==> flow/design.v <==
`timescale 1ns/10ps
module  CED(
  input  clk,
  input  rst,
  input  enable,
  output reg ird,
  input  [7:0] idata,	
  output reg [13:0] iaddr,
  output reg cwr_mag_0,
  output reg [12:0] cdata_mag_wr0,
  output reg crd_mag_0,
  input  [12:0] cdata_mag_rd0,
  output reg [13:0] caddr_mag_0,
  output reg cwr_ang_0,
  output reg [12:0] cdata_ang_wr0,
  output reg crd_ang_0,
  input  [12:0] cdata_ang_rd0,
  output reg [13:0] caddr_ang_0,
  output reg cwr1,
  output reg [12:0] cdata_wr1,
  output reg crd1,
  input  [12:0] cdata_rd1,
  output reg [13:0] caddr_1,
  output reg cwr2,
  output reg [12:0] cdata_wr2,
  output reg [13:0] caddr_2,
  output done
);
  parameter INITIAL = 2'd0;
  parameter LAYER0  = 2'd1;
  parameter LAYER1  = 2'd2;
  parameter LAYER2  = 2'd3;
  parameter READ    = 2'd0;
  parameter EXECUTE = 2'd1;
  parameter WRITE   = 2'd2;
  reg  [2:0]  top_cs;
  reg  [2:0]  top_ns;
  reg  [2:0]  inner_cs;
  reg  [2:0]  inner_ns;
  reg  [13:0] p0_addr;  
  reg  [13:0] p1_addr;  
  reg  [12:0] gx_pixel;
  reg  [12:0] gy_pixel;
  reg  [5:0]  read0_cnt;
  reg  [2:0]  read1_cnt;
  reg  [3:0]  read2_cnt;
  reg  [7:0]  row_cnt;
  reg  [7:0]  column_cnt;
  reg         boundary0;
  wire        boundary;
  reg  [12:0] hys_data;
  wire        read_enable;
  wire        skip_to_write;
  wire        skip_to_write0;
  wire        skip_to_write1;
  wire        skip_to_write2;
  wire layer0_done;
  wire layer1_done;
  wire layer2_done;
  wire read0_done;
  wire read1_done;
  wire read2_done;
  wire read_done;
  assign read0_done = (read0_cnt==6'd41);
  assign read1_done = (read1_cnt==3'd6);
  assign read2_done = (read2_cnt==4'd12);
  assign layer0_done = (top_cs==LAYER0 && row_cnt==8'd126);
  assign layer1_done = (top_cs==LAYER1 && row_cnt==8'd126);
  assign layer2_done = (top_cs==LAYER2 && row_cnt==8'd126);
  assign read_enable = (crd_ang_0||crd_mag_0);
  assign boundary = (boundary0 & column_cnt!=0);
  assign read_done = (read0_done||read1_done||read2_done);
  assign skip_to_write0 = (read2_cnt==3 && hys_data>=13'd100);  
  assign skip_to_write1 = (read2_cnt==3 && hys_data<13'd50);    
  assign skip_to_write2 = (read2_cnt>=4 && read2_cnt<=12 && hys_data>=13'd100);    
  assign skip_to_write  = (skip_to_write0||skip_to_write1||skip_to_write2);
  assign done = layer2_done;
  always @(posedge clk, posedge rst) begin
    if (rst) begin
      top_cs <= INITIAL;
    end else begin
      top_cs <= top_ns;
    end
  end
  always @(*) begin
    top_ns=top_cs;
      case (top_cs)
        INITIAL:
          begin
            if (enable) begin
              top_ns=LAYER0;
            end
          end
        LAYER0:
          begin
            if (layer0_done) begin
              top_ns=LAYER1;
            end
          end
        LAYER1:
          begin
            if (layer1_done) begin
              top_ns=LAYER2;
            end
          end
        LAYER2:
          begin
          end
      endcase
  end
  always @(posedge clk, posedge rst) begin
    if (rst) begin
      inner_cs <= READ;
    end else begin
      inner_cs <= inner_ns;
    end
  end
  always @(*) begin
    inner_ns=inner_cs;
      case (inner_cs)
        READ:
          begin
            if (boundary0||skip_to_write) begin
              inner_ns=WRITE;
            end else if (read_done) begin
              inner_ns=EXECUTE;
            end
          end
        EXECUTE:
          begin
            inner_ns=WRITE;
          end
        WRITE:
          begin
            inner_ns=READ;
            if (boundary||layer1_done) begin
              inner_ns=WRITE;
            end
          end
      endcase
  end
  always @(*) begin
    ird=0;
    cwr_ang_0=0;
    cwr_mag_0=0;
    if (top_cs==LAYER0) begin
      case (inner_cs)
        READ:
          begin
            ird=1;
          end
        EXECUTE:
          begin
            ird=1;
          end
        WRITE:
          begin
            ird=1;
            cwr_ang_0=1;
            cwr_mag_0=1;
          end
      endcase
    end
  end
  always @(*) begin
    cwr1=0;
    crd_ang_0=0;
    crd_mag_0=0;
    if (top_cs==LAYER1) begin
      case (inner_cs)
        READ:
          begin
            crd_ang_0=1;
            crd_mag_0=1;
          end
        EXECUTE:
          begin
          end
        WRITE:
          begin
            cwr1=1;
          end
      endcase
    end
  end
  always @(*) begin
    crd1=0;
    cwr2=0;
    if (top_cs==LAYER2) begin
      case (inner_cs)
        READ:
          begin
            crd1=1;
          end
        EXECUTE:
          begin
          end
        WRITE:
          begin
            cwr2=1;
          end
      endcase
    end
  end
  wire [7:0] column_cnt_up;
  assign column_cnt_up = column_cnt+1;
  always @(posedge clk, posedge rst) begin
    if (rst) begin
      column_cnt <= 0;
    end else begin
      if (layer1_done) begin
        column_cnt <= 0;
      end else if (column_cnt!=8'd125 && inner_cs==WRITE) begin
        column_cnt <= column_cnt_up;
      end else if (column_cnt==8'd125 && inner_cs==WRITE) begin
        column_cnt <= 0;
      end
    end
  end
  wire [7:0] row_cnt_up;
  assign row_cnt_up = row_cnt+1;
  always @(posedge clk, posedge rst) begin
    if (rst) begin
      row_cnt <= 0;
    end else begin
      if (layer0_done||layer1_done) begin
        row_cnt <= 0;
      end else if (column_cnt!=8'd125 && inner_cs==WRITE) begin 
        row_cnt <= row_cnt;
      end else if (column_cnt==8'd125 && inner_cs==WRITE) begin
        row_cnt <= row_cnt_up;
      end
    end
  end
  wire [5:0] read0_cnt_up;
  assign read0_cnt_up = read0_cnt+1;
  always @(posedge clk, posedge rst) begin
    if (rst) begin
      read0_cnt <= 0;
    end else begin
      if (ird && read0_cnt!=6'd41) begin
        read0_cnt <= read0_cnt_up;
      end else if (ird && read0_cnt==6'd41) begin
        read0_cnt <= 0;
      end
    end
  end
  wire [2:0] read1_cnt_up;
  assign read1_cnt_up = read1_cnt+1;
  always @(posedge clk, posedge rst) begin
    if (rst) begin
      read1_cnt <= 0;
    end else begin
      if (read_enable && read1_cnt!=3'd6) begin
        read1_cnt <= read1_cnt_up;
      end else if (read_enable && read1_cnt==3'd6) begin
        read1_cnt <= 0;
      end
    end
  end
  wire [3:0] read2_cnt_up;
  assign read2_cnt_up = read2_cnt+1;
  always @(posedge clk, posedge rst) begin
    if (rst) begin
      read2_cnt <= 0;
    end else begin
      if (skip_to_write) begin
        read2_cnt <= 0;
      end else begin
        if (crd1 && read2_cnt!=4'd12) begin
          read2_cnt <= read2_cnt_up;
        end else if (crd1 && read2_cnt==4'd12) begin
          read2_cnt <= 0;
        end
      end
    end
  end
  wire [13:0] p0_addr_cnt_up; 
  wire [13:0] p0_addr_cnt_up3;
  assign p0_addr_cnt_up  = p0_addr+1;
  assign p0_addr_cnt_up3 = p0_addr+3;
  always @(posedge clk, posedge rst) begin
    if (rst) begin
      p0_addr <= 14'd129;
    end else begin
      if (read0_cnt==6'd8 && column_cnt!=8'd125) begin
        p0_addr <= p0_addr_cnt_up;
      end else if (read0_cnt==6'd8 && column_cnt==8'd125) begin
        p0_addr <= p0_addr_cnt_up3;
      end
    end
  end
  wire [13:0] p1_addr_cnt_up; 
  assign p1_addr_cnt_up  = p1_addr+1;
  always @(posedge clk, posedge rst) begin
    if (rst) begin
      p1_addr <= 14'd126;
    end else begin
      if (layer1_done) begin
        p1_addr <= 14'd126;
      end else if (top_cs>=LAYER1 && inner_cs==WRITE && row_cnt>=8'd1) begin
        p1_addr <= p1_addr_cnt_up;
      end
    end
  end
  wire [13:0] p0_addr1; 
  reg  [14:0] var1;
  assign p0_addr1=p0_addr+var1;  
  always @(*) begin
    var1 = 0;
    case (read0_cnt)
      0:  
        begin
          var1 = -14'd129;
        end
      1:  
        begin
          var1 = -14'd128;
        end
      2:  
        begin
          var1 = -14'd127;
        end
      3:  
        begin
          var1 = -14'd1;
        end
      4:  
        begin
          var1 = 0;
        end
      5:  
        begin
          var1 = 14'd1;
        end
      6:  
        begin
          var1 = 14'd127;
        end
      7:  
        begin
          var1 = 14'd128;
        end
      8:  
        begin
          var1 = 14'd129;
        end
    endcase
  end
  wire [13:0] p1_addr1;
  reg [14:0] var2;
  assign p1_addr1=p1_addr+var2;  
  always @(*) begin
    var2 = 0;
    case (read1_cnt)
      3:
        begin
          if (cdata_ang_rd0==13'd0) begin
            var2 = -14'd1;
          end else if (cdata_ang_rd0==13'd135) begin
            var2 = -14'd127;
          end else if (cdata_ang_rd0==13'd90) begin
            var2 = -14'd126;
          end else begin  
            var2 = -14'd125;
          end
        end
      4:
        begin
          if (cdata_ang_rd0==13'd0) begin
            var2 = 14'd1;
          end else if (cdata_ang_rd0==13'd135) begin
            var2 = 14'd127;
          end else if (cdata_ang_rd0==13'd90) begin
            var2 = 14'd126;
          end else begin  
            var2 = 14'd125;
          end
        end
    endcase
    if (hys_data>=13'd50 && hys_data<13'd100) begin
      case (read2_cnt)
        3: 
          begin
            var2 = -14'd127;
          end
        4: 
          begin
            var2 = -14'd126;
          end
        5: 
          begin
            var2 = -14'd125;
          end
        6: 
          begin
            var2 = -14'd1;
          end
        7: 
          begin
            var2 = 14'd1;
          end
        8: 
          begin
            var2 = 14'd125;
          end
        9: 
          begin
            var2 = 14'd126;
          end
        10: 
          begin
            var2 = 14'd127;
          end
      endcase
    end
  end
  always @(posedge clk, posedge rst) begin
    if (rst) begin
      iaddr<=0;
    end else begin
      if (ird) begin
        case (read0_cnt)
          0:
            begin
              iaddr<=p0_addr1;
            end
          1: 
            begin
              iaddr<=p0_addr1;
            end
          2:
            begin
              iaddr<=p0_addr1;
            end
          3:
            begin
              iaddr<=p0_addr1;
            end
          4:
            begin
              iaddr<=p0_addr1;
            end
          5:
            begin
              iaddr<=p0_addr1;
            end
          6:
            begin
              iaddr<=p0_addr1;
            end
          7:
            begin
              iaddr<=p0_addr1;
            end
          8:
            begin
              iaddr<=p0_addr1;
            end 
        endcase
      end
    end
  end
  reg  [9:0] idata_buffer_x;  
  wire [8:0] idata_mul2;
  assign idata_mul2 = idata<<1;
  always @(posedge clk, posedge rst) begin
    if (rst) begin
      idata_buffer_x <= 0;
    end else begin
      if (layer0_done) begin
        idata_buffer_x <= 0;
      end else if (ird) begin
        case (read0_cnt)
          2:
            begin
              idata_buffer_x <= -idata;
            end
          3:
            begin
              idata_buffer_x <= 0;
            end
          4:
            begin
              idata_buffer_x <= idata;
            end
          5:
            begin
              idata_buffer_x <= -idata_mul2;
            end
          6:
            begin
              idata_buffer_x <= 0;
            end
          7:
            begin
              idata_buffer_x <= idata_mul2;
            end
          8:
            begin
              idata_buffer_x <= -idata;
            end
          9:
            begin
              idata_buffer_x <= 0;
            end 
          10:
            begin
              idata_buffer_x <= idata;
            end 
        endcase
      end
    end
  end
  reg  [9:0] idata_buffer_y;  
  always @(posedge clk, posedge rst) begin
    if (rst) begin
      idata_buffer_y <= 0;
    end else begin
      if (layer0_done) begin
        idata_buffer_y <= 0;
      end else if (ird) begin
        case (read0_cnt)
          2:
            begin
              idata_buffer_y <= -idata;
            end
          3:
            begin
              idata_buffer_y <= -idata_mul2;
            end
          4:
            begin
              idata_buffer_y <= -idata;
            end
          5:
            begin
              idata_buffer_y <= 0;
            end
          6:
            begin
              idata_buffer_y <= 0;
            end
          7:
            begin
              idata_buffer_y <= 0;
            end
          8:
            begin
              idata_buffer_y <= idata;
            end
          9:
            begin
              idata_buffer_y <= idata_mul2;
            end 
          10:
            begin
              idata_buffer_y <= idata;
            end 
        endcase
      end
    end
  end
  wire [12:0] gx_pixel_sum;  
  assign gx_pixel_sum = $signed(gx_pixel)+$signed(idata_buffer_x);
  always @(posedge clk, posedge rst) begin
    if (rst) begin
      gx_pixel <= 0;
    end else begin
      if (read0_cnt>=6'd3) begin
        gx_pixel <= gx_pixel_sum;
      end else begin
        gx_pixel <= 0;
      end
    end
  end
  wire [12:0] gy_pixel_sum;  
  assign gy_pixel_sum = $signed(gy_pixel)+$signed(idata_buffer_y);
  always @(posedge clk, posedge rst) begin
    if (rst) begin
      gy_pixel <= 0;
    end else begin
      if (read0_cnt>=6'd3) begin
        gy_pixel <= gy_pixel_sum;
      end else begin
        gy_pixel <= 0;
      end
    end
  end
  reg  [12:0] mag0;
  wire [12:0] absolute_gx;
  wire [12:0] absolute_gy;
  wire [12:0] absolute_sum;
  assign absolute_gx = (gx_pixel_sum[12]==1)?(~gx_pixel_sum)+1:gx_pixel_sum; 
  assign absolute_gy = (gy_pixel_sum[12]==1)?(~gy_pixel_sum)+1:gy_pixel_sum; 
  assign absolute_sum = absolute_gx + absolute_gy;
  always @(posedge clk, posedge rst) begin
    if (rst) begin
      mag0 <= 0;
    end else begin
      mag0 <= absolute_sum;
    end
  end
  always @(posedge clk, posedge rst) begin
    if (rst) begin
      cdata_mag_wr0 <= 0;
    end else begin
      if (read0_cnt==12) begin
        cdata_mag_wr0 <= mag0;
      end
    end
  end
  wire [13:0] caddr_mag_0_cnt_up;
  assign caddr_mag_0_cnt_up = caddr_mag_0+1;
  always @(posedge clk, posedge rst) begin
    if (rst) begin
      caddr_mag_0 <= 0;
    end else begin
      if (cwr_mag_0) begin
        caddr_mag_0 <= caddr_mag_0_cnt_up;
      end else if (crd_mag_0) begin
        caddr_mag_0 <= p1_addr1;
      end
    end
  end
  wire [28:0] gy_pixel_sum_shf16 = gy_pixel_sum<<16;
  wire [28:0] div_out;
  divider2 div(
    .clk(clk),
    .rst(rst),
    .dividend(gy_pixel_sum_shf16),
    .divisor(gx_pixel_sum),
    .read0_cnt(read0_cnt),
    .out(div_out)
  );
  reg  [28:0] temp_result;
  always @(posedge clk, posedge rst) begin
    if (rst) begin
      temp_result <= 0;
    end else begin
      if (read0_cnt==6'd41) begin
        temp_result <= div_out;
      end
    end
  end
  reg ang_is_0;
  reg ang_is_90;
  always @(posedge clk, posedge rst) begin
    if (rst) begin
      ang_is_0 <= 0;
    end else begin
      if (read0_cnt==11) begin
        if (gy_pixel_sum==0 && gx_pixel_sum==0) begin
          ang_is_0 <= 1;
        end else begin
          ang_is_0 <= 0;
        end
      end
    end
  end
  always @(posedge clk, posedge rst) begin
    if (rst) begin
      ang_is_90 <= 0;
    end else begin
      if (read0_cnt==11) begin
        if (gy_pixel_sum!=0 && gx_pixel_sum==0) begin
          ang_is_90 <= 1;
        end else begin
          ang_is_90 <= 0;
        end
      end
    end
  end
  reg  [12:0] ang;
  always @(posedge clk, posedge rst) begin
    if (rst) begin
      ang <= 13'd0;
    end else begin
      if (ang_is_0) begin
        ang <= 13'd0;
      end else if (ang_is_90) begin
        ang <= 13'd90;
      end else begin
        if ($signed(temp_result)<$signed(29'h00006A09)&&$signed(temp_result)>$signed(29'h1FFF95F7)) begin
          ang <= 13'd0;
        end else if ($signed(temp_result)>$signed(29'h00006A09)&&$signed(temp_result)<$signed(29'h00026A09)) begin
          ang <= 13'd45;
        end else if ($signed(temp_result)>$signed(29'h00026A09)||$signed(temp_result)<$signed(29'h1FFD95F7)) begin
          ang <= 13'd90;
        end else if ($signed(temp_result)<$signed(29'h1FFF95F7)&&$signed(temp_result)>$signed(29'h1FFD95F7)) begin
          ang <= 13'd135;
        end
      end
    end
  end
  always @(*) begin
    cdata_ang_wr0 = ang;
  end
  wire [13:0] caddr_ang_0_cnt_up;
  assign caddr_ang_0_cnt_up = caddr_ang_0+1;
  always @(posedge clk, posedge rst) begin
    if (rst) begin
      caddr_ang_0 <= 0;
    end else begin
      if (cwr_ang_0) begin
        caddr_ang_0 <= caddr_ang_0_cnt_up;
      end else if (crd_ang_0) begin
        caddr_ang_0 <= p1_addr;
      end
    end
  end
  reg [12:0] mag1_0;
  reg [12:0] mag1_1;
  reg [12:0] mag1_2;
  always @(posedge clk, posedge rst) begin
    if (rst) begin
      mag1_0 <= 0;
    end else begin
      if (read1_cnt==3'd4) begin
        mag1_0 <= cdata_mag_rd0;
      end
    end
  end
  always @(posedge clk, posedge rst) begin
    if (rst) begin
      mag1_1 <= 0;
    end else begin
      if (read1_cnt==3'd5) begin
        mag1_1 <= cdata_mag_rd0;
      end
    end
  end
  always @(posedge clk, posedge rst) begin
    if (rst) begin
      mag1_2 <= 0;
    end else begin
      if (read1_cnt==3'd6) begin
        mag1_2 <= cdata_mag_rd0;
      end
    end
  end
  always @(*) begin
    boundary0 = 0;
    if (top_cs>=LAYER1) begin
      if (row_cnt==0||row_cnt==8'd125||column_cnt==0||column_cnt==8'd125) begin
        boundary0 = 1;
      end
    end
  end
  always @(*) begin
    cdata_wr1 = 0;
    if (boundary0) begin
      cdata_wr1 = 0;
    end else begin
      if (mag1_0>=mag1_1 && mag1_0>=mag1_2) begin
        cdata_wr1 = mag1_0;
      end
    end
  end
  wire [13:0] caddr_1_cnt_up;
  assign caddr_1_cnt_up = caddr_1+1;
  always @(posedge clk, posedge rst) begin
    if (rst) begin
      caddr_1 <= 0;
    end else begin
      if (cwr1) begin
        caddr_1 <= caddr_1_cnt_up;
      end else if (crd1) begin
        caddr_1 <= p1_addr1;
      end 
    end
  end
  always @(posedge clk, posedge rst) begin
    if (rst) begin
      hys_data <= 0;
    end else begin
      if (read2_cnt>=3'd2) begin
        if (cdata_rd1>=hys_data) begin
          hys_data <= cdata_rd1;
        end
      end else if (read2_cnt==3'd1) begin
        hys_data <= 0;
      end
    end
  end
  always @(*) begin
    cdata_wr2 = 0;
    if (boundary0) begin
      cdata_wr2 = 0;
    end else begin
      if (hys_data>=13'd100) begin
        cdata_wr2 = 13'd255;
      end else if (hys_data<13'd50) begin
        cdata_wr2 = 0;
      end 
    end
  end
  wire [13:0] caddr_2_cnt_up;
  assign caddr_2_cnt_up = caddr_2+1;
  always @(posedge clk, posedge rst) begin
    if (rst) begin
      caddr_2 <= 0;
    end else begin
      if (cwr2) begin
        caddr_2 <= caddr_2_cnt_up;
      end
    end
  end
endmodule
module divider2 (
  input                clk,
  input                rst,
  input      [28:0]    dividend,   
  input      [12:0]    divisor,    
  input      [5:0]     read0_cnt,
  output reg [28:0]    out
);
  parameter S0  = 0;
  parameter S1  = 1;
  parameter S2  = 2;
  parameter S3  = 3;
  parameter S4  = 4;
  parameter S5  = 5;
  parameter S6  = 6;
  parameter S7  = 7;
  parameter S8  = 8;
  parameter S9  = 9;
  parameter S10 = 10;
  parameter S11 = 11;
  parameter S12 = 12;
  parameter S13 = 13;
  parameter S14 = 14;
  parameter S15 = 15;
  parameter S16 = 16;
  parameter S17 = 17;
  parameter S18 = 18;
  parameter S19 = 19;
  parameter S20 = 20;
  parameter S21 = 21;
  parameter S22 = 22;
  parameter S23 = 23;
  parameter S24 = 24;
  parameter S25 = 25;
  parameter S26 = 26;
  parameter S27 = 27;
  parameter S28 = 28;
  reg [4:0]  div_cs;
  reg [4:0]  div_ns;
  reg        sign;
  reg [28:0] udividend;  
  reg [12:0] udivisor;   
  reg [13:0] udividend_reg;
  reg [28:0] merchant;
  reg [12:0] remainder;
  always @(posedge clk, posedge rst) begin
    if (rst) begin
      div_cs <= S0;
    end else begin
      if (read0_cnt>=12 && read0_cnt<41) begin
        div_cs <= div_ns;
      end else begin
        div_cs <= S0;
      end
    end
  end
  always @(*) begin
    div_ns = div_cs;
    case (div_cs)
      S0:
        begin
          div_ns = S1;
        end
      S1:
        begin
          div_ns = S2;
        end
      S2:
        begin
          div_ns = S3;
        end
      S3:
        begin
          div_ns = S4;
        end
      S4:
        begin
          div_ns = S5;
        end
      S5:
        begin
          div_ns = S6;
        end
      S6:
        begin
          div_ns = S7;
        end
      S7:
        begin
          div_ns = S8;
        end
      S8:
        begin
          div_ns = S9;
        end
      S9:
        begin
          div_ns = S10;
        end
      S10:
        begin
          div_ns = S11;
        end
      S11:
        begin
          div_ns = S12;
        end
      S12:
        begin
          div_ns = S13;
        end
      S13:
        begin
          div_ns = S14;
        end
      S14:
        begin
          div_ns = S15;
        end
      S15:
        begin
          div_ns = S16;
        end
      S16:
        begin
          div_ns = S17;
        end
      S17:
        begin
          div_ns = S18;
        end
      S18:
        begin
          div_ns = S19;
        end
      S19:
        begin
          div_ns = S20;
        end
      S20:
        begin
          div_ns = S21;
        end
      S21:
        begin
          div_ns = S22;
        end
      S22:
        begin
          div_ns = S23;
        end
      S23:
        begin
          div_ns = S24;
        end
      S24:
        begin
          div_ns = S25;
        end
      S25:
        begin
          div_ns = S26;
        end
      S26:
        begin
          div_ns = S27;
        end
      S27:
        begin
          div_ns = S28;
        end
      S28:
        begin
          div_ns = S0;
        end
    endcase
  end
  reg [28:0] udividend0;
  reg [12:0] udivisor0;
  always @(*) begin
    udividend0 = (dividend[28]==1) ? ~(dividend)+1 : dividend;
    udivisor0 = (divisor[12]==1)  ? ~(divisor)+1  : divisor;  
  end
  always @(posedge clk, posedge rst) begin
    if (rst) begin
      udividend <= 0;
      udivisor  <= 0;
    end else begin
      if (read0_cnt==11) begin
        udividend <= udividend0;
        udivisor  <= udivisor0;
      end
    end
  end
  always @(*) begin
    udividend_reg = 0;
    case (div_cs)
      S0:
        begin
          udividend_reg = udividend[28];
        end
      S1:
        begin
          udividend_reg = {remainder, udividend[27]};
        end
      S2:
        begin
          udividend_reg = {remainder, udividend[26]};
        end
      S3:
        begin
          udividend_reg = {remainder, udividend[25]};
        end
      S4:
        begin
          udividend_reg = {remainder, udividend[24]};
        end
      S5:
        begin
          udividend_reg = {remainder, udividend[23]};
        end
      S6:
        begin
          udividend_reg = {remainder, udividend[22]};
        end
      S7:
        begin
          udividend_reg = {remainder, udividend[21]};
        end
      S8:
        begin
          udividend_reg = {remainder, udividend[20]};
        end
      S9:
        begin
          udividend_reg = {remainder, udividend[19]};
        end
      S10:
        begin
          udividend_reg = {remainder, udividend[18]};
        end
      S11:
        begin
          udividend_reg = {remainder, udividend[17]};
        end
      S12:
        begin
          udividend_reg = {remainder, udividend[16]};
        end
      S13:
        begin
          udividend_reg = {remainder, udividend[15]};
        end
      S14:
        begin
          udividend_reg = {remainder, udividend[14]};
        end
      S15:
        begin
          udividend_reg = {remainder, udividend[13]};
        end
      S16:
        begin
          udividend_reg = {remainder, udividend[12]};
        end
      S17:
        begin
          udividend_reg = {remainder, udividend[11]};
        end
      S18:
        begin
          udividend_reg = {remainder, udividend[10]};
        end
      S19:
        begin
          udividend_reg = {remainder, udividend[9]};
        end
      S20:
        begin
          udividend_reg = {remainder, udividend[8]};
        end
      S21:
        begin
          udividend_reg = {remainder, udividend[7]};
        end
      S22:
        begin
          udividend_reg = {remainder, udividend[6]};
        end
      S23:
        begin
          udividend_reg = {remainder, udividend[5]};
        end
      S24:
        begin
          udividend_reg = {remainder, udividend[4]};
        end
      S25:
        begin
          udividend_reg = {remainder, udividend[3]};
        end
      S26:
        begin
          udividend_reg = {remainder, udividend[2]};
        end
      S27:
        begin
          udividend_reg = {remainder, udividend[1]};
        end
      S28:
        begin
          udividend_reg = {remainder, udividend[0]};
        end
    endcase
  end
  wire [28:0] merchant_shf;
  wire [28:0] merchant_shf_up;
  assign merchant_shf = (merchant<<1);
  assign merchant_shf_up = (merchant<<1)+1;
  always @(posedge clk, posedge rst) begin
    if (rst) begin
      merchant <= 0;
    end else begin
      if (read0_cnt==41) begin
        merchant <= 0;
      end else begin
        if (udividend_reg>=udivisor && read0_cnt>=12) begin
          merchant <= merchant_shf_up;   
        end else begin
          merchant <= merchant_shf;      
        end
      end
    end
  end
  wire [12:0] remainder0;
  assign remainder0 = udividend_reg-udivisor;
  always @(posedge clk, posedge rst) begin
    if (rst) begin
      remainder <= 0;
    end else begin
      remainder <= udividend_reg;
      if (udividend_reg>=udivisor) begin
        remainder <= remainder0;  
      end
    end
  end
  wire sign_bit = dividend[28]^divisor[12];
  always @(posedge clk, posedge rst) begin
    if (rst) begin
      sign <= 0;
    end else begin
      if (read0_cnt==11) begin
        sign <= sign_bit;
      end
    end
  end
  always @(*) begin
    out = (sign==1) ? (~merchant)+1 : merchant;
  end
endmodule
; Reports on CED
; Each step is given for the RTL above and for the edited RTL.
; Lines under "before" count in the file above, lines under "after" in the edited file.
; "change" is "after" less "before", of the values as shown.
; The mark - stands for no value.
[design]
top = CED
clock = clk
library = sky130hd
pvt_corner = tt_025C_1v80

; Diff
; The edit as a unified diff against the file above.
; This change comes from a script, not from a designer. No optimisation was intended, and the edited design may behave differently.
; begin of diff
@@ -10,5 +10,5 @@
   output reg [12:0] cdata_mag_wr0,
   output reg crd_mag_0,
-  input  [12:0] cdata_mag_rd0,
+  input  [12:0] cdata_mag_rd0_pad,
   output reg [13:0] caddr_mag_0,
   output reg cwr_ang_0,
@@ -27,4 +27,6 @@
   output done
 );
+  reg [12:0] cdata_mag_rd0;
+  always @(posedge clk) cdata_mag_rd0 <= cdata_mag_rd0_pad;
   parameter INITIAL = 2'd0;
   parameter LAYER0  = 2'd1;
; end of diff

; Elaborated design
; Source: Yosys, flattened and elaborated, memories not mapped. Widths are those after wreduce. Registers that Yosys merges into a memory's read port (data or address) are not register bits. Print and check cells do not count.
; Memory sizes are those after Yosys's memory passes, which may raise the word count (mostly to a power of two), join words into wider ones and drop unused or constant bits.
[word_totals]
columns = item, before, after, change
row1 = output_inout_bits, 131, 131, 0
row2 = n_memories, 1, 1, 0
row3 = rom_bits, 240, 240, 0
row4 = reg_bits, 391, 404, 13
[op_classes]
columns = item, before, after, change
row1 = reduce_and_logical, 82, 82, 0
row2 = n_cmp, 24, 24, 0
row3 = equal, 79, 79, 0
row4 = n_mux, 85, 85, 0
row5 = addsub, 25, 25, 0
row6 = logic, 6, 6, 0
[mem_list]
columns = item, before, after
row1 = memory_list, 16 x 15 bit 1R0W, 16 x 15 bit 1R0W
; Unchanged operator kinds not shown: 99.

; Logic depth
; Longest topological path by Yosys (ltp), each cell counted once; first at word level (registers and memories cut), then after technology mapping (sequential cells cut; the memories' decode and read muxes count).
[logic_depth]
columns = item, before, after, change
row1 = depth_word, 10, 10, 0
row2 = abc_area, 0, 0, -
row3 = ltp_mapped, 23, 24, 1

; After synthesis
; Source: synth_stat.txt of the flow (Yosys; design flattened, memories mapped). It holds for the ABC_AREA given above (unset counts as 0); a run with the other value may have another netlist.
[synth_totals]
columns = item, before, after, change
row1 = flip_flops, 393, 406, 13
row2 = yosys_area_um2, 22501.6, 23048.4, 546.8
row3 = seqArea_um2, 9848.2, 10108.4, 260.2
row4 = cell_count, 2352, 2400, 48
row5 = n_buf, 96, 103, 7
[types]
columns = type, before, after, change
row1 = sky130_fd_sc_hd__xor2_1, 76, 61, -15
row2 = sky130_fd_sc_hd__or3_1, 10, 24, 14
row3 = sky130_fd_sc_hd__a211oi_1, 11, 24, 13
row4 = sky130_fd_sc_hd__dfxtp_1, 0, 13, 13
row5 = sky130_fd_sc_hd__clkbuf_1, 64, 74, 10
row6 = sky130_fd_sc_hd__nor3_1, 52, 43, -9
row7 = sky130_fd_sc_hd__a21o_1, 27, 18, -9
row8 = sky130_fd_sc_hd__nand4_1, 29, 37, 8
row9 = sky130_fd_sc_hd__o21bai_1, 9, 17, 8
row10 = sky130_fd_sc_hd__a211o_1, 2, 10, 8
row11 = sky130_fd_sc_hd__nand2_1, 188, 195, 7
row12 = sky130_fd_sc_hd__o21ai_0, 168, 162, -6
row13 = sky130_fd_sc_hd__a21oi_1, 159, 153, -6
row14 = sky130_fd_sc_hd__xnor2_1, 89, 95, 6
row15 = sky130_fd_sc_hd__nand2b_1, 22, 16, -6
row16 = sky130_fd_sc_hd__nor2b_1, 21, 26, 5
row17 = sky130_fd_sc_hd__a22oi_1, 16, 11, -5
row18 = sky130_fd_sc_hd__a311oi_1, 1, 6, 5
; Unchanged cell types not shown: 14.
; The list need not be complete.
; The figures by module come from a second, unflattened synthesis with its own total; it is not the netlist above.
[hier_totals]
columns = item, before, after, change
row1 = hier_cells, 2532, 2574, 42
row2 = area_unflattened_um2, 24161.9, 24581.1, 419.2
; Rows give one instance, submodules left out.
[modules_before]
columns = mod, mod_seq_area_um2, n_inst, mod_area_um2, n_cells
row1 = CED, 7394.6, 1, 18004.8, 1909
row2 = divider2, 2854.0, 1, 6157.2, 623
[modules_after]
columns = mod, mod_seq_area_um2, n_inst, mod_area_um2, n_cells
row1 = CED, 7654.8, 1, 18423.9, 1951
row2 = divider2, 2854.0, 1, 6157.2, 623

; Path before layout
; OpenSTA on the mapped netlist: ideal clock, no wires. The path of least setup slack (recovery checks aside). Input and output delay are each 20% of the period. Register names are those of the netlist, which keeps one name where synthesis merged equal registers.
[synth_timing]
columns = item, before, after, change
row1 = kind, register to register, register to register, -
row2 = from, reg idata_buffer_y[0], reg idata_buffer_y[0], -
row3 = to, reg mag0[12], reg mag0[11], -
row4 = t_first_pin_ns, 0.000, 0.000, 0.000
row5 = arrival_ns, 4.483, 4.616, 0.133
row6 = setup_ns, 0.130, 0.080, -0.050
row7 = stages, 23, 24, 1
row8 = t_required_ns, 4.870, 4.920, 0.050
row9 = setup_slack_ns, 0.387, 0.304, -0.083
row10 = clock_period_ns, 5.0, 5.0, 0.0
row11 = delay_ns, 4.613, 4.696, 0.083
row12 = period_less_setup_slack_ns, 4.613, 4.696, 0.083
; "delay_ns" = arrival - input delay + setup time.
; "stages": output pins that drive a net of the path, with the launching flip-flop's if there is one; two outputs of one cell count as two.
; "period_less_setup_slack_ns" is the clock period less the worst setup slack; recovery checks do not enter. This is arithmetic on one report: input and output delays are still those of the set period (20% each).
; The rows between start and end are the longest chain of elaborated cells between them; the timing report does not say that the signal goes this way. Where chains are equally long, one stands for them.
; A line is the first line of the expression or statement that the cell stems from. Yosys adds cells for indexed reads and writes and turns some case tables into memories.
; At most two assigning lines are given for a register; there are more.
[synth_via_before]
cell_sequence = sky130_fd_sc_hd__dfrtp_1 sky130_fd_sc_hd__ha_1 sky130_fd_sc_hd__inv_1 sky130_fd_sc_hd__fa_1 sky130_fd_sc_hd__nand2b_1 sky130_fd_sc_hd__a21oi_1 sky130_fd_sc_hd__nor4b_1 sky130_fd_sc_hd__nor3b_1 sky130_fd_sc_hd__a221oi_2 sky130_fd_sc_hd__xnor2_1 sky130_fd_sc_hd__clkbuf_1 sky130_fd_sc_hd__mux2i_1 sky130_fd_sc_hd__fa_1 sky130_fd_sc_hd__a21o_1 sky130_fd_sc_hd__a21oi_1 sky130_fd_sc_hd__o21bai_1 sky130_fd_sc_hd__a21oi_1 sky130_fd_sc_hd__o21bai_1 sky130_fd_sc_hd__a21oi_1 sky130_fd_sc_hd__nor2b_1 sky130_fd_sc_hd__a221oi_2 sky130_fd_sc_hd__o31ai_1 sky130_fd_sc_hd__xnor2_1
elab_chain_len = 5
[synth_lines_before]
columns = item, line_no
row1 = start: declaration, 515  ; reg  [9:0] idata_buffer_y;
row2 = start: assignment, 526  ; idata_buffer_y <= -idata;
row3 = start: assignment, 530  ; idata_buffer_y <= -idata_mul2;
row4 = adder 13 x 10 -> 13 bit, 578  ; assign gy_pixel_sum = $signed(gy_pixel)+$signed(idata_buffer_y);
row5 = inverter 13 bit, 595  ; assign absolute_gy = (gy_pixel_sum[12]==1)?(~gy_pixel_sum)+1:gy_pixel_sum;
row6 = adder 13 x 1 -> 13 bit, 595
row7 = two-way mux 13 bit, 595
row8 = adder 13 bit, 596  ; assign absolute_sum = absolute_gx + absolute_gy;
row9 = end: assignment, 599  ; mag0 <= 0;
row10 = end: assignment, 601  ; mag0 <= absolute_sum;
row11 = end: declaration, 590  ; reg  [12:0] mag0;
; Nets of the timed path that keep an RTL name, with a line that drives or declares them; the list need not be complete.
[synth_nets_before]
columns = signal, line_no
row1 = absolute_gy[1], 595
[synth_via_after]
cell_sequence = sky130_fd_sc_hd__dfrtp_1 sky130_fd_sc_hd__ha_1 sky130_fd_sc_hd__inv_1 sky130_fd_sc_hd__fa_1 sky130_fd_sc_hd__nor2b_1 sky130_fd_sc_hd__o2111ai_1 sky130_fd_sc_hd__nand4b_1 sky130_fd_sc_hd__and3_1 sky130_fd_sc_hd__a221oi_2 sky130_fd_sc_hd__xnor2_1 sky130_fd_sc_hd__clkbuf_1 sky130_fd_sc_hd__mux2i_1 sky130_fd_sc_hd__ha_1 sky130_fd_sc_hd__a21o_1 sky130_fd_sc_hd__a21oi_1 sky130_fd_sc_hd__o21bai_1 sky130_fd_sc_hd__a21oi_1 sky130_fd_sc_hd__o21bai_1 sky130_fd_sc_hd__a21oi_1 sky130_fd_sc_hd__nor2_1 sky130_fd_sc_hd__a211oi_1 sky130_fd_sc_hd__o21bai_1 sky130_fd_sc_hd__a21oi_1 sky130_fd_sc_hd__xnor2_1
elab_chain_len = 5
[synth_lines_after]
columns = item, line_no
row1 = start: declaration, 517  ; reg  [9:0] idata_buffer_y;
row2 = start: assignment, 528  ; idata_buffer_y <= -idata;
row3 = start: assignment, 532  ; idata_buffer_y <= -idata_mul2;
row4 = adder 13 x 10 -> 13 bit, 580  ; assign gy_pixel_sum = $signed(gy_pixel)+$signed(idata_buffer_y);
row5 = inverter 13 bit, 597  ; assign absolute_gy = (gy_pixel_sum[12]==1)?(~gy_pixel_sum)+1:gy_pixel_sum;
row6 = adder 13 x 1 -> 13 bit, 597
row7 = two-way mux 13 bit, 597
row8 = adder 13 bit, 598  ; assign absolute_sum = absolute_gx + absolute_gy;
row9 = end: assignment, 601  ; mag0 <= 0;
row10 = end: assignment, 603  ; mag0 <= absolute_sum;
row11 = end: declaration, 592  ; reg  [12:0] mag0;
[synth_nets_after]
columns = signal, line_no
row1 = absolute_gy[1], 597

; Path in the finished layout
; From the final timing report of the runs of pair 1: the path of least setup slack in the routed layout; clock arrival at registers is part of the times.
[layout_timing]
columns = item, before, after, change
row1 = kind, register to output, input to register, -
row2 = from, reg mag1_0[1], in cdata_ang_rd0[8], -
row3 = to, out cdata_wr1[12], reg caddr_mag_0[12], -
row4 = stages, 17, 21, 4
row5 = t_required_ns, 3.81, 5.19, 1.38
row6 = t_first_pin_ns, 0.56, 0.95, 0.39
row7 = setup_slack_ns, 0.20, 0.25, 0.05
row8 = clock_period_ns, 4.76, 4.76, 0.00
row9 = arrival_ns, 3.61, 4.94, 1.33
row10 = setup_ns, -, 0.15, -
; The rows between start and end are the longest chain of elaborated cells between them; the timing report does not say that the signal goes this way. Where chains are equally long, one stands for them.
; At most two assigning lines are given for a register; there are more.
[layout_via_before]
cell_sequence = sky130_fd_sc_hd__dfrtp_1 sky130_fd_sc_hd__ha_1 sky130_fd_sc_hd__nor2b_1 sky130_fd_sc_hd__o21a_1 sky130_fd_sc_hd__o21a_1 sky130_fd_sc_hd__o21a_1 sky130_fd_sc_hd__o21a_1 sky130_fd_sc_hd__o21a_1 sky130_fd_sc_hd__o21ai_2 sky130_fd_sc_hd__nand2b_1 sky130_fd_sc_hd__a2111oi_4 sky130_fd_sc_hd__buf_4 sky130_fd_sc_hd__buf_4 sky130_fd_sc_hd__buf_4 sky130_fd_sc_hd__nor3_4 sky130_fd_sc_hd__and2_1 sky130_fd_sc_hd__dlymetal6s2s_1
elab_chain_len = 4
[layout_lines_before]
columns = item, line_no
row1 = start: declaration, 712  ; reg [12:0] mag1_0;
row2 = start: assignment, 717  ; mag1_0 <= 0;
row3 = start: assignment, 720  ; mag1_0 <= cdata_mag_rd0;
row4 = >= comparator 13 bit, 755  ; if (mag1_0>=mag1_1 && mag1_0>=mag1_2) begin
row5 = logical AND 1 bit, 755
row6 = two-way mux 13 bit, 755
row7 = two-way mux 13 bit, 752  ; if (boundary0) begin
row8 = end: declaration, 20  ; output reg [12:0] cdata_wr1,
[layout_via_after]
cell_sequence = sky130_fd_sc_hd__clkdlybuf4s50_1 sky130_fd_sc_hd__nor4_2 sky130_fd_sc_hd__nand2_1 sky130_fd_sc_hd__or4_1 sky130_fd_sc_hd__nor2_1 sky130_fd_sc_hd__buf_4 sky130_fd_sc_hd__nor3_1 sky130_fd_sc_hd__a31o_2 sky130_fd_sc_hd__ha_1 sky130_fd_sc_hd__fa_1 sky130_fd_sc_hd__a21o_1 sky130_fd_sc_hd__a21oi_1 sky130_fd_sc_hd__o21bai_1 sky130_fd_sc_hd__a21oi_2 sky130_fd_sc_hd__o21bai_1 sky130_fd_sc_hd__a21oi_2 sky130_fd_sc_hd__o21ai_1 sky130_fd_sc_hd__nor2b_1 sky130_fd_sc_hd__nor2_1 sky130_fd_sc_hd__xnor2_1 sky130_fd_sc_hd__o221ai_1
elab_chain_len = 10
[layout_lines_after]
columns = item, line_no
row1 = start: declaration, 17  ; input  [12:0] cdata_ang_rd0,
row2 = equality test 13 x 7 -> 1 bit, 376  ; end else if (cdata_ang_rd0==13'd90) begin
row3 = two-way mux 2 bit, 376
row4 = two-way mux 2 bit, 374  ; end else if (cdata_ang_rd0==13'd135) begin
row5 = two-way mux 7 bit, 372  ; if (cdata_ang_rd0==13'd0) begin
row6 = case mux 14 bit (select 2 bit), 357  ; case (read1_cnt)
row7 = case mux 14 bit (select 8 bit), 384  ; case (read2_cnt)
row8 = two-way mux 14 bit, 383  ; if (hys_data>=13'd50 && hys_data<13'd100) begin
row9 = adder 14 bit, 354  ; assign p1_addr1=p1_addr+var2;
row10 = two-way mux 14 bit, 623  ; end else if (crd_mag_0) begin
row11 = two-way mux 14 bit, 621  ; if (cwr_mag_0) begin
row12 = end: assignment, 622  ; caddr_mag_0 <= caddr_mag_0_cnt_up;
row13 = end: assignment, 624  ; caddr_mag_0 <= p1_addr1;
row14 = end: declaration, 13  ; output reg [13:0] caddr_mag_0,

; Flow runs
; Both versions went through the flow (Yosys, OpenROAD) with the same settings in each pair. Constraints: input delay and output delay 20% of the set period each, output load 0.01 pF.
[settings_pair_1]
period_ns = 4.76
CAP_MARGIN = 20
CORE_MARGIN = 2
CORE_UTILIZATION = 40
SLEW_MARGIN = 20
[results_pair_1]
columns = item, before, after, change
row1 = post_route_util_pct, 48.4, 48.5, 0.1
row2 = worstSetupSlack_ns, 0.195, 0.247, 0.052
row3 = die_area_um2, 58167.8, 59558.0, 1390.2
row4 = synth_chip_area_um2, 22501.6, 23048.4, 546.8
row5 = finalCellArea_um2, 26743.1, 27481.4, 738.3
row6 = achieved_clock_period_ns, 4.565, 4.513, -0.052
row7 = final_setup_tns_ns, 0.000, 0.000, 0.000
row8 = ws_hold_ns, 0.475, 0.469, -0.006
row9 = power_mw, 7.124, 7.402, 0.278
[settings_pair_2]
ABC_AREA = 1
CELL_PAD_IN_SITES_GLOBAL_PLACEMENT = 3
CORE_UTILIZATION = 33
CTS_CLUSTER_SIZE = 39
GPL_ROUTABILITY_DRIVEN = 0
HOLD_SLACK_MARGIN = 0.27
MAX_ROUTING_LAYER = met5
MIN_ROUTING_LAYER = met2
PLACE_DENSITY = 0.87
SLEW_MARGIN = 40
period_ns = 3.35
CAP_MARGIN = 20
CORE_MARGIN = 2
[results_pair_2]
columns = item, before, after, change
row1 = post_route_util_pct, 43.7, 45.3, 1.6
row2 = worstSetupSlack_ns, -0.271, -0.267, 0.004
row3 = die_area_um2, 74136.4, 74791.3, 654.9
row4 = synth_chip_area_um2, 23751.5, 23964.2, 212.7
row5 = finalCellArea_um2, 31162.4, 32498.7, 1336.3
row6 = achieved_clock_period_ns, 3.621, 3.617, -0.004
row7 = final_setup_tns_ns, -1.470, -1.679, -0.209
row8 = ws_hold_ns, 0.446, 0.435, -0.011
row9 = power_mw, 10.604, 10.981, 0.377
; By "achieved_clock_period_ns" is meant the clock period of the run minus its worst setup slack. This is arithmetic on one report: input and output delays are still those of the set period (20% each).
; "power_mw" rests on the timing tool's default activity at the inputs, not on a simulated workload.
